==> flow/design.v <==
module c6502
(
    input               clock,
    input               ce,
    input               reset_n,
    output      [15:0]  address,
    input       [ 7:0]  in,
    output reg  [ 7:0]  out,
    output reg          we
);
assign address = cp ? ab : pc;
localparam
    LDC = 0,
    ZP  = 1,    ZPX = 2,    ZPY = 3,
    ABS = 4,    ABX = 5,    ABY = 6,    ABZ = 7,
    IX  = 8,    IX2 = 9,    IX3 = 10,
    IY  = 11,   IY2 = 12,   IY3 = 13,
    RUN = 14,   BRA = 15,
    JP1 = 16,   JP2 = 17,
    JND = 18,   TRM = 19,   POP = 20,   JSR = 21,
    RTS = 22;
localparam
    ORA = 0,    AND = 1,    EOR = 2,    ADC = 3,
    STA = 4,    LDA = 5,    CMP = 6,    SBC = 7,
    ASL = 8,    ROL = 9,    LSR = 10,   ROR = 11,
    BIT = 13,   DEC = 14,   INC = 15;
localparam
    DST_A = 0,  DST_X = 1,  DST_Y = 2,  DST_S = 3,
    SRC_D = 0,  SRC_X = 1,  SRC_Y = 2,  SRC_A = 3;
reg [ 7:0]  a, x, y, s, p;
reg         cp;
reg [ 4:0]  t;           
reg [ 2:0]  m;           
reg [15:0]  ab, pc;
reg [ 7:0]  op, w;       
reg [ 3:0]  alu;         
reg [ 1:0]  dst, src;
wire [8:0] zpx = in + x;
wire [8:0] zpy = in + y;
wire [3:0] bra = {p[1], p[0], p[6], p[7]};  
wire [7:0] sn  = s + 1;
always @(posedge clock)
if (reset_n == 1'b0) begin
    p  <= 8'b01100001;
    t  <= 1'b0;
    cp <= 1'b0;
    pc <= 16'h0000;
    a  <= 8'h80;
    x  <= 8'hFE;
    y  <= 8'hDA;
    s  <= 8'h00;
    we <= 1'b0;
end
else if (ce) begin
    we  <= 1'b0;
    case (t)
    LDC: begin
        pc  <= pc + 1;
        m   <= 0;
        op  <= in;
        dst <= DST_A;
        src <= SRC_D;
        casex (in)
        8'b010_011_00: t <= JP1;  
        8'b011_011_00: t <= JND;  
        8'b001_000_00: t <= JSR;  
        8'b011_000_00: t <= RTS;  
        8'bxxx_000_x1: t <= IX;
        8'bxxx_010_x1,
        8'b1xx_000_x0: t <= RUN;  
        8'bxxx_100_x1: t <= IY;
        8'bxxx_110_x1: t <= ABY;
        8'bxxx_001_xx: t <= ZP;
        8'bxxx_011_xx,
        8'b001_000_00: t <= ABS;
        8'b10x_101_1x: t <= ZPY;
        8'bxxx_101_xx: t <= ZPX;
        8'b10x_111_1x: t <= ABY;
        8'bxxx_111_xx: t <= ABX;
        8'bxxx_100_00: t <= BRA;
        default:       t <= RUN;
        endcase
        casex (in)
        8'bxxx_xxx_01: begin alu <= in[7:5]; end
        8'b100_xx1_x0: begin alu <= STA; end
        8'b101_xx1_x0,
        8'b101_000_x0,
        8'b101_010_00,
        8'b10x_010_10,
        8'b100_110_00: begin alu <= LDA; end
        8'b11x_000_00,
        8'b11x_xx1_00: begin alu <= CMP; end
        8'b001_0x1_00: begin alu <= BIT; end
        8'b110_xx1_10,
        8'b100_010_00,
        8'b110_010_10: begin alu <= DEC; end
        8'b111_xx1_10,
        8'b11x_010_00: begin alu <= INC; end
        8'b00x_110_00: begin p[0] <= in[5]; t <= LDC; end  
        8'b01x_110_00: begin p[2] <= in[5]; t <= LDC; end  
        8'b101_110_00: begin p[6] <= 1'b0;  t <= LDC; end  
        8'b11x_110_00: begin p[3] <= in[5]; t <= LDC; end  
        8'b0xx_010_10: begin alu <= {1'b1, in[7:5]}; src <= SRC_A; end
        8'b0xx_xx1_10: begin alu <= {1'b1, in[7:5]}; end
        8'b111_010_10: begin t <= LDC; end
        8'b100_110_10: begin t <= LDC; s <= x; end
        8'b101_110_10: begin x <= s; p[7] <= s[7]; p[1] <= s == 0; t <= LDC; end
        8'b0x0_010_00: begin
            t   <= TRM;
            we  <= 1;
            cp  <= 1;
            out <= in[6] ? a : (p | 8'h30);
            ab  <= {8'h01, s};
            s   <= s - 1;
        end
        8'b0x1_010_00: begin t <= POP; cp <= 1; ab <= {8'h01, sn}; s <= sn; end
        8'b011_000_00: begin cp <= 1; ab <= {8'h01, sn}; end
        endcase
        casex (in)
        8'h86, 8'hA6, 8'hB6, 8'h96, 8'h8E, 8'hAE,
        8'hBE, 8'hA2, 8'hCA, 8'hE8, 8'h9A,
        8'hE0, 8'b111_xx1_00:
            dst <= DST_X;
        8'hA0, 8'h84, 8'hA4, 8'h88, 8'hC8,
        8'h8C, 8'hAC, 8'h94, 8'hB4, 8'hBC,
        8'hC0, 8'b110_xx1_00:
            dst <= DST_Y;
        endcase
        case (in)
        8'hE8, 8'hCA, 8'h8A: src <= SRC_X;  
        8'h88, 8'hC8, 8'h98: src <= SRC_Y;  
        8'hA8, 8'hAA: src <= SRC_A;  
        endcase
    end
    ZP:  begin t <= RUN; ab <= in;       cp <= 1; pc <= pc + 1; end
    ZPX: begin t <= RUN; ab <= zpx[7:0]; cp <= 1; pc <= pc + 1; end
    ZPY: begin t <= RUN; ab <= zpy[7:0]; cp <= 1; pc <= pc + 1; end
    ABS: begin t <= ABZ; pc <= pc + 1; ab <= in; end
    ABX: begin t <= ABZ; pc <= pc + 1; ab <= zpx; end
    ABY: begin t <= ABZ; pc <= pc + 1; ab <= zpy; end
    ABZ: begin t <= RUN; pc <= pc + 1; ab[15:8] <= ab[15:8] + in; cp <= 1; end
    IX:  begin t <= IX2; pc <= pc + 1; cp <= 1; ab <= zpx[7:0]; end
    IY:  begin t <= IY2; pc <= pc + 1; cp <= 1; ab <= in; end
    IX2: begin t <= IX3; w  <= in; ab[7:0] <= ab[7:0] + 1; end
    IY2: begin t <= IY3; w  <= in; ab[7:0] <= ab[7:0] + 1; end
    IX3: begin t <= RUN; ab <= {in, w}; end
    IY3: begin t <= RUN; ab <= {in, w} + y; end
    BRA: begin t <= LDC; pc <= pc + 1 + ((bra[op[7:6]] == op[5]) ? {{8{in[7]}}, in[7:0]} : 0); end
    JP1: begin t <= JP2; pc <= pc + 1; w <= in; end
    JP2: begin t <= LDC; pc <= {in, w}; end
    JND: case (m)
        0: begin m <= 1;   ab[ 7:0] <= in; pc <= pc + 1; end
        1: begin m <= 2;   ab[15:8] <= in; pc <= pc + 1; cp <= 1; end
        2: begin m <= 3;   pc[ 7:0] <= in; ab[7:0] <= ab[7:0] + 1; end
        3: begin t <= LDC; pc[15:8] <= in; cp <= 0; end
    endcase
    POP: begin t <= LDC; cp <= 0; if (op[6]) begin a <= in; p[7] <= in[7]; p[1] <= in == 0; end else p <= in; end
    JSR: case (m)
        0: begin m <= 1; w  <= in; pc <= pc + 1; end
        1: begin m <= 2; we <= 1; out <= pc[15:8]; ab      <= {8'h01, s};  pc[15:8] <= in; cp <= 1;end
        2: begin m <= 3; we <= 1; out <= pc[ 7:0]; ab[7:0] <= ab[7:0] - 1; pc[7:0]  <= w;  end
        3: begin t <= LDC; cp <= 0; s <= s - 2; end
    endcase
    RTS: case (m)
        0: begin m <= 1;   pc[7:0] <= in; ab[7:0] <= ab[7:0] + 1; end
        1: begin t <= LDC; pc <= {in, pc[7:0]} + 1; s <= s + 2; cp <= 0; end
    endcase
    RUN: begin
        cp <= 0;
        t  <= LDC;
        casex (op) 8'bxxx_010_x1, 8'b1xx_000_x0: pc <= pc + 1; endcase
        casex (op)
            8'b100_xxx_01,
            8'b100_xx1_x0: begin t <= TRM; out <= R; we <= 1'b1; cp <= 1'b1; end
            8'bxxx_xxx_01,
            8'b0xx_010_10,
            8'b100_010_10,
            8'b100_110_00: begin a <= R; p <= F; end
            8'b101_xx1_00,
            8'b101_000_00,
            8'b1x0_010_00,
            8'b101_010_00: begin y <= R; p <= F; end
            8'b101_xx1_10,
            8'b101_000_10,
            8'b111_010_00,
            8'b110_010_10,
            8'b101_010_10: begin x <= R; p <= F; end
            8'b0xx_xx1_10,
            8'b11x_xx1_10: begin t <= TRM; out <= R; we <= 1'b1; cp <= 1'b1; p <= F; end
            8'b110_xxx_01,
            8'b11x_000_00,
            8'b11x_xx1_00,
            8'b001_0x1_00: begin p <= F; end
        endcase
    end
    TRM: begin cp <= 0; t <= LDC; end
    endcase
end
wire [7:0] op1 =
    dst == DST_A ? a :
    dst == DST_X ? x :
    dst == DST_Y ? y : s;
wire [7:0] op2 =
    src == SRC_A ? a :
    src == SRC_X ? x :
    src == SRC_Y ? y : in;
wire [8:0] R =
    alu == ORA ? op1 | op2 :
    alu == AND ? op1 & op2 :
    alu == EOR ? op1 ^ op2 :
    alu == ADC ? op1 + op2 + cin :
    alu == STA ? op1 :
    alu == LDA ? op2 :
    alu == CMP ? op1 - op2 :
    alu == SBC ? op1 - op2 - !cin :
    alu == ASL ? {op2[6:0], 1'b0} :
    alu == ROL ? {op2[6:0], cin} :
    alu == LSR ? {1'b0, op2[7:1]} :
    alu == ROR ? {cin, op2[7:1]} :
    alu == BIT ? op1 & op2 :
    alu == DEC ? op2 - 1 :
    alu == INC ? op2 + 1 : 0;
wire sign  =  R[7];         
wire zero  = ~|R[7:0];      
wire oadc  = (op1[7] ^ op2[7] ^ 1'b1) & (op1[7] ^ R[7]);
wire osbc  = (op1[7] ^ op2[7] ^ 1'b0) & (op1[7] ^ R[7]);
wire cin   =  p[0];
wire carry =  R[8];
wire [7:0] F =
    alu == ADC ? {sign, oadc, p[5:2], zero,  carry} :
    alu == CMP ? {sign,       p[6:2], zero, ~carry} :
    alu == SBC ? {sign, osbc, p[5:2], zero, ~carry} :
    alu == ASL || alu == ROL ? {sign, p[6:2], zero, op2[7]} :
    alu == LSR || alu == ROR ? {sign, p[6:2], zero, op2[0]} :
    alu == BIT ? {op2[7:6], p[5:2], zero, p[0]} :
                 {sign,     p[6:2], zero, p[0]};
endmodule
# Tool chain data of c6502
# What the tools print for c6502, step after step.
# Lines are those of the file above, counted from 1.
# Cell names lack the library's common part.
# A cell with -- has no value.
dict set report setup {
  design {c6502}
  clk_port {clock}
  library {sky130hd}
  pvt_corner {tt_025C_1v80}
}

# Elaborated design
# Counts by Yosys on the flattened word-level netlist (proc, flatten, opt, wreduce; memories kept). Register bits leave out memories and registers merged into their read ports (data or address). Print and check cells are left out. Cells with the same type and inputs are merged into one.
dict set report classes {
  add_sub_neg 19
  multipliers 0
  n_div 0
  compare 0
  equal 171
  shift 1
  mux 123
  bitwise 11
  n_reduce_logical 81
}
# cell n
set ops {}
lappend ops {{equality test 8 bit (second input constant)} 38}
lappend ops {{2-to-1 mux 8 bit} 32}
lappend ops {{case mux 8 bit (select 2 bit)} 12}
lappend ops {{2-to-1 mux 9 bit} 15}
lappend ops {{case mux 8 bit (select 7 bit)} 2}
lappend ops {{equality test 5 bit (second input constant)} 17}
lappend ops {{case mux 8 bit (select 10 bit)} 1}
lappend ops {{case mux 8 bit (select 9 bit)} 1}
lappend ops {{case mux 8 bit (select 3 bit)} 3}
lappend ops {{case mux 5 bit (select 12 bit)} 1}
lappend ops {{equality test 7 bit (second input constant)} 7}
lappend ops {{equality test 6 bit (second input constant)} 8}
lappend ops {{case mux 5 bit (select 9 bit)} 1}
lappend ops {{equality test 5 x 4 -> 1 bit (second input constant)} 8}
lappend ops {{AND reduction 5 bit} 8}
lappend ops {{!= test 2 bit (second input constant)} 18}
lappend ops {{equality test 4 bit (second input constant)} 9}
lappend ops {{adder 16 x 1 -> 16 bit (second input constant)} 2}
lappend ops {{equality test 4 x 3 -> 1 bit (second input constant)} 8}
lappend ops {{case mux 4 bit (select 8 bit)} 1}
lappend ops {{2-to-1 mux 16 bit} 2}
lappend ops {{OR reduction 2 bit} 15}
lappend ops {{2-to-1 mux 1 bit} 29}
lappend ops {{adder 8 x 8 -> 9 bit} 3}
lappend ops {{OR reduction 3 bit} 8}
lappend ops {{AND reduction 6 bit} 4}
lappend ops {{equality test 8 x 7 -> 1 bit (second input constant)} 3}
lappend ops {{case mux 4 bit (select 2 bit)} 3}
# Not listed: further kinds 80, cells in them 147.
dict set report bits {
  reg_bits 112
  latchBits 0
  ramBits 0
  rom_bits 0
  clocked_rd_ports_x_width 0
  n_memories 0
  inputBits 11
  out_inout_bits 25
  elab_cells 430
}

# Logic depth
# Yosys ltp: most cells in a row. Word level: on the elaborated netlist, between registers, memories and ports. Mapped: between sequential cells and ports; inverters and the memories' decode and read muxes count.
dict set report depth {
  depth_word 31
  ABC_AREA 0
  depth_mapped 17
}

# Mapped cells and area
# The flow's flattened synthesis, as Yosys stat reports it; memories are mapped. The netlist is that of the ABC_AREA named above (0 if unset); the other value can give another one.
# cell_type n
set by_type {}
lappend by_type {dfxtp_1 89}
lappend by_type {edfxtp_1 44}
lappend by_type {ha_1 85}
lappend by_type {a21oi_1 148}
lappend by_type {nand2_1 194}
lappend by_type {xnor2_1 75}
lappend by_type {o21ai_0 113}
lappend by_type {nor2_1 133}
lappend by_type {mux2i_1 44}
lappend by_type {clkbuf_1 108}
lappend by_type {inv_1 86}
lappend by_type {mux2_2 28}
lappend by_type {nand3_1 56}
lappend by_type {nor3_1 55}
lappend by_type {o211ai_1 33}
lappend by_type {xor2_1 28}
lappend by_type {a211oi_1 27}
lappend by_type {a22oi_1 24}
# Other cell types: 63; their cells: 446.
dict set report mapped {
  cells 1816
  area_um2 13761.9
  seq_area_um2 3103.0
  flip_flops 133
}

# Worst setup path after synthesis
# OpenSTA on the mapped netlist: ideal clock, no wires. The path of least setup slack (recovery checks aside). Input and output delay are each 20% of the period. Register names are those of the netlist, which keeps one name where synthesis merged equal registers.
dict set report synth_path {
  path_type {input -> register}
  start {input in[0]}
  end {register out[7]}
  clock_period_ps 10000
  input_delay_ps 2000
  setup_time_ps 272
  launch_ps 2000
  arrival_ps 5845
  t_required_ps 9728
  path_slack_ps 3883
  delay_ps 4117
  path_stages 15
  n_path_buf 0
  synth_period_reached_ps 6117
}
# "delay_ps" = arrival - input delay + setup time.
# "path_stages": output pins that drive a net of the path, with the launching flip-flop's if there is one; two outputs of one cell count as two.
# "synth_period_reached_ps" is the clock period less the worst setup slack; recovery checks do not enter. This is arithmetic on one report: input and output delays are still those of the set period (20% each).
# The rows between start and end are the longest chain of elaborated cells between them; the timing report does not say that the signal goes this way. Where chains are equally long, one stands for them.
# Each line given opens the expression or statement behind the cell; cells for indexed reads and writes are added by Yosys, which also makes memories of some case tables.
# At most two assigning lines are given for a register; there are more.
# The path ends at the data pin of a flip-flop with enable; ways to the enable are not counted.
dict set report synth_between {
  path_cell_list {mux2_2 > o21a_1 > a21boi_0 > inv_1 > ha_1 > fa_1 > or3_1 > and3_1 > a2111oi_0 > nor3_1 > or4_1 > nand3_1 > nand4_1 > nand2_1 > o221ai_1}
  elab_chain_len 22
}
# item line_no
set synth_lines {}
lappend synth_lines {{start, declared} 7} ;# input       [ 7:0]  in,
lappend synth_lines {{2-to-1 mux 8 bit} 206} ;# src == SRC_Y ? y : in;
lappend synth_lines {{2-to-1 mux 8 bit} 205} ;# src == SRC_X ? x :
lappend synth_lines {{2-to-1 mux 8 bit} 204} ;# src == SRC_A ? a :
lappend synth_lines {{adder 8 x 1 -> 9 bit} 222} ;# alu == INC ? op2 + 1 : 0;
lappend synth_lines {{2-to-1 mux 9 bit} 222}
lappend synth_lines {{2-to-1 mux 9 bit} 221} ;# alu == DEC ? op2 - 1 :
lappend synth_lines {{2-to-1 mux 9 bit} 220} ;# alu == BIT ? op1 & op2 :
lappend synth_lines {{[7 not listed]} --}
lappend synth_lines {{2-to-1 mux 9 bit} 212} ;# alu == STA ? op1 :
lappend synth_lines {{2-to-1 mux 9 bit} 211} ;# alu == ADC ? op1 + op2 + cin :
lappend synth_lines {{2-to-1 mux 9 bit} 210} ;# alu == EOR ? op1 ^ op2 :
lappend synth_lines {{2-to-1 mux 9 bit} 209} ;# alu == AND ? op1 & op2 :
lappend synth_lines {{2-to-1 mux 9 bit} 208} ;# alu == ORA ? op1 | op2 :
lappend synth_lines {{2-to-1 mux 8 bit (2 in a row)} 172} ;# casex (op)
lappend synth_lines {{case mux 8 bit (select 3 bit)} 56} ;# case (t)
lappend synth_lines {{end, assigned} 112} ;# out <= in[6] ? a : (p | 8'h30);
lappend synth_lines {{end, assigned} 160} ;# 1: begin m <= 2; we <= 1; out <= pc[15:8]; ab      <= {8'h01, s};  pc[15:8] <= in; cp <= 1;end
lappend synth_lines {{end, declared} 8} ;# output reg  [ 7:0]  out,

# Timing after layout
# Path of least setup slack in the final report of job 2 (OpenROAD, finished layout, wires in). Where an end is a register, its clock arrival counts in the times.
# The report prints the path's times to 10 ps; the period is as set.
dict set report layout_path {
  path_type {input -> register}
  start {input in[0]}
  end {register out[7]}
  clock_period_ps 8020
  input_delay_ps 1600
  setup_time_ps 280
  launch_ps 1600
  arrival_ps 6050
  t_required_ps 8180
  path_slack_ps 2140
  path_stages 18
  n_path_buf 3
}
# The rows between start and end are the longest chain of elaborated cells between them; the timing report does not say that the signal goes this way. Where chains are equally long, one stands for them.
# At most two assigning lines are given for a register; there are more.
# The path ends at the data pin of a flip-flop with enable; ways to the enable are not counted.
dict set report layout_between {
  path_cell_list {clkdlybuf4s50_1 > buf_4 > mux2_2 > o21a_1 > a21boi_0 > buf_4 > inv_1 > ha_1 > fa_2 > or3_4 > and3_1 > a2111oi_4 > nor3_1 > or4_1 > nand3_1 > nand4_1 > nand2_1 > o221ai_1}
  elab_chain_len 22
}
# item line_no
set layout_lines {}
lappend layout_lines {{start, declared} 7} ;# input       [ 7:0]  in,
lappend layout_lines {{2-to-1 mux 8 bit} 206} ;# src == SRC_Y ? y : in;
lappend layout_lines {{2-to-1 mux 8 bit} 205} ;# src == SRC_X ? x :
lappend layout_lines {{2-to-1 mux 8 bit} 204} ;# src == SRC_A ? a :
lappend layout_lines {{adder 8 x 1 -> 9 bit} 222} ;# alu == INC ? op2 + 1 : 0;
lappend layout_lines {{2-to-1 mux 9 bit} 222}
lappend layout_lines {{2-to-1 mux 9 bit} 221} ;# alu == DEC ? op2 - 1 :
lappend layout_lines {{2-to-1 mux 9 bit} 220} ;# alu == BIT ? op1 & op2 :
lappend layout_lines {{[7 not listed]} --}
lappend layout_lines {{2-to-1 mux 9 bit} 212} ;# alu == STA ? op1 :
lappend layout_lines {{2-to-1 mux 9 bit} 211} ;# alu == ADC ? op1 + op2 + cin :
lappend layout_lines {{2-to-1 mux 9 bit} 210} ;# alu == EOR ? op1 ^ op2 :
lappend layout_lines {{2-to-1 mux 9 bit} 209} ;# alu == AND ? op1 & op2 :
lappend layout_lines {{2-to-1 mux 9 bit} 208} ;# alu == ORA ? op1 | op2 :
lappend layout_lines {{2-to-1 mux 8 bit (2 in a row)} 172} ;# casex (op)
lappend layout_lines {{case mux 8 bit (select 3 bit)} 56} ;# case (t)
lappend layout_lines {{end, assigned} 112} ;# out <= in[6] ? a : (p | 8'h30);
lappend layout_lines {{end, assigned} 160} ;# 1: begin m <= 2; we <= 1; out <= pc[15:8]; ab      <= {8'h01, s};  pc[15:8] <= in; cp <= 1;end
lappend layout_lines {{end, declared} 8} ;# output reg  [ 7:0]  out,

; Module c6502, platform sky130hd: 5 stored runs of the flow (Yosys, OpenROAD) with differing settings, in no particular order. Input and output delays are each 20% of the period that was set; the output load is 0.01 pF.
; By "achieved_period_ps" is meant the clock period of the run minus its worst setup slack. This is arithmetic on one report: input and output delays are still those of the set period (20% each).
; "worstPathTime_ps" = time allowed to the worst setup path (clock period - input delay - output delay, where it has them) - its slack; a late launch clock adds to it, a late capture clock takes from it.
; "design_power_mw" rests on the timing tool's default activity at the inputs, not on a simulated workload.
; "worstPathTime_ps" is known to 10 ps.

[job 1: settings]
CELL_PAD_IN_SITES_DETAIL_PLACEMENT = 1
CELL_PAD_IN_SITES_GLOBAL_PLACEMENT = 3
CORE_ASPECT_RATIO = 1.74
CORE_MARGIN = 7
CORE_UTILIZATION = 65
GPL_ROUTABILITY_DRIVEN = 0
MIN_ROUTING_LAYER = met1
PLACE_DENSITY = 0.46
SETUP_SLACK_MARGIN = -0.32
period_ns = 6.94
CAP_MARGIN = 20
SLEW_MARGIN = 20
[job 1: results]
outcome = did not finish, placement stopped with GPL-0301

[job 2: settings]
CELL_PAD_IN_SITES_GLOBAL_PLACEMENT = 2
CORE_ASPECT_RATIO = 0.86
CORE_MARGIN = 4
CORE_UTILIZATION = 27
CTS_CLUSTER_SIZE = 42
GPL_TIMING_DRIVEN = 1
MAX_ROUTING_LAYER = met4
PLACE_DENSITY_LB_ADDON = 0.19
SETUP_SLACK_MARGIN = 1.9
SLEW_MARGIN = 25
TNS_END_PERCENT = 75
period_ns = 8.02
CAP_MARGIN = 20
[job 2: results]
worstPathTime_ps = 4280
timing.worst_path_kind = input -> register
timing.setup.tns_ps = 0
layout_stdcell_area_um2 = 15356.0
design_power_mw = 2.570
final_die_area_um2 = 54656.4
fin_hold_ws_ps = 455
finalUtil_frac = 0.306
worst_setup_slack_ps = 2139
synthArea_um2 = 13761.9
achieved_period_ps = 5881

[job 3: settings]
CORE_UTILIZATION = 40
period_ns = 6.71
CAP_MARGIN = 20
CORE_MARGIN = 2
SLEW_MARGIN = 20
[job 3: results]
worstPathTime_ps = 4460
timing.worst_path_kind = input -> register
timing.setup.tns_ps = 0
layout_stdcell_area_um2 = 14978.1
design_power_mw = 2.997
final_die_area_um2 = 35904.6
fin_hold_ws_ps = 462
finalUtil_frac = 0.444
worst_setup_slack_ps = 911
synthArea_um2 = 13761.9
achieved_period_ps = 5799

[job 4: settings]
CELL_PAD_IN_SITES_GLOBAL_PLACEMENT = 2
CORE_MARGIN = 4
CORE_UTILIZATION = 27
CTS_CLUSTER_SIZE = 47
GPL_TIMING_DRIVEN = 1
MAX_ROUTING_LAYER = met4
PLACE_DENSITY_LB_ADDON = 0.19
SLEW_MARGIN = 25
TNS_END_PERCENT = 75
period_ns = 10.7
CAP_MARGIN = 20
[job 4: results]
worstPathTime_ps = 5090
timing.worst_path_kind = input -> register
timing.setup.tns_ps = 0
layout_stdcell_area_um2 = 15319.7
design_power_mw = 1.940
final_die_area_um2 = 54646.1
fin_hold_ws_ps = 465
finalUtil_frac = 0.305
worst_setup_slack_ps = 3474
synthArea_um2 = 13761.9
achieved_period_ps = 7226

[job 5: settings]
CAP_MARGIN = 40
CORE_ASPECT_RATIO = 1.01
CORE_UTILIZATION = 25
GPL_TIMING_DRIVEN = 1
MAX_ROUTING_LAYER = met5
MIN_ROUTING_LAYER = met2
PLACE_DENSITY_LB_ADDON = 0.13
SETUP_SLACK_MARGIN = -0.57
SLEW_MARGIN = 10
TNS_END_PERCENT = 50
period_ns = 6.51
CORE_MARGIN = 2
[job 5: results]
worstPathTime_ps = 5190
timing.worst_path_kind = input -> register
timing.setup.tns_ps = 0
layout_stdcell_area_um2 = 15523.6
design_power_mw = 3.240
final_die_area_um2 = 56941.7
fin_hold_ws_ps = 480
finalUtil_frac = 0.285
worst_setup_slack_ps = 15
synthArea_um2 = 13761.9
achieved_period_ps = 6495
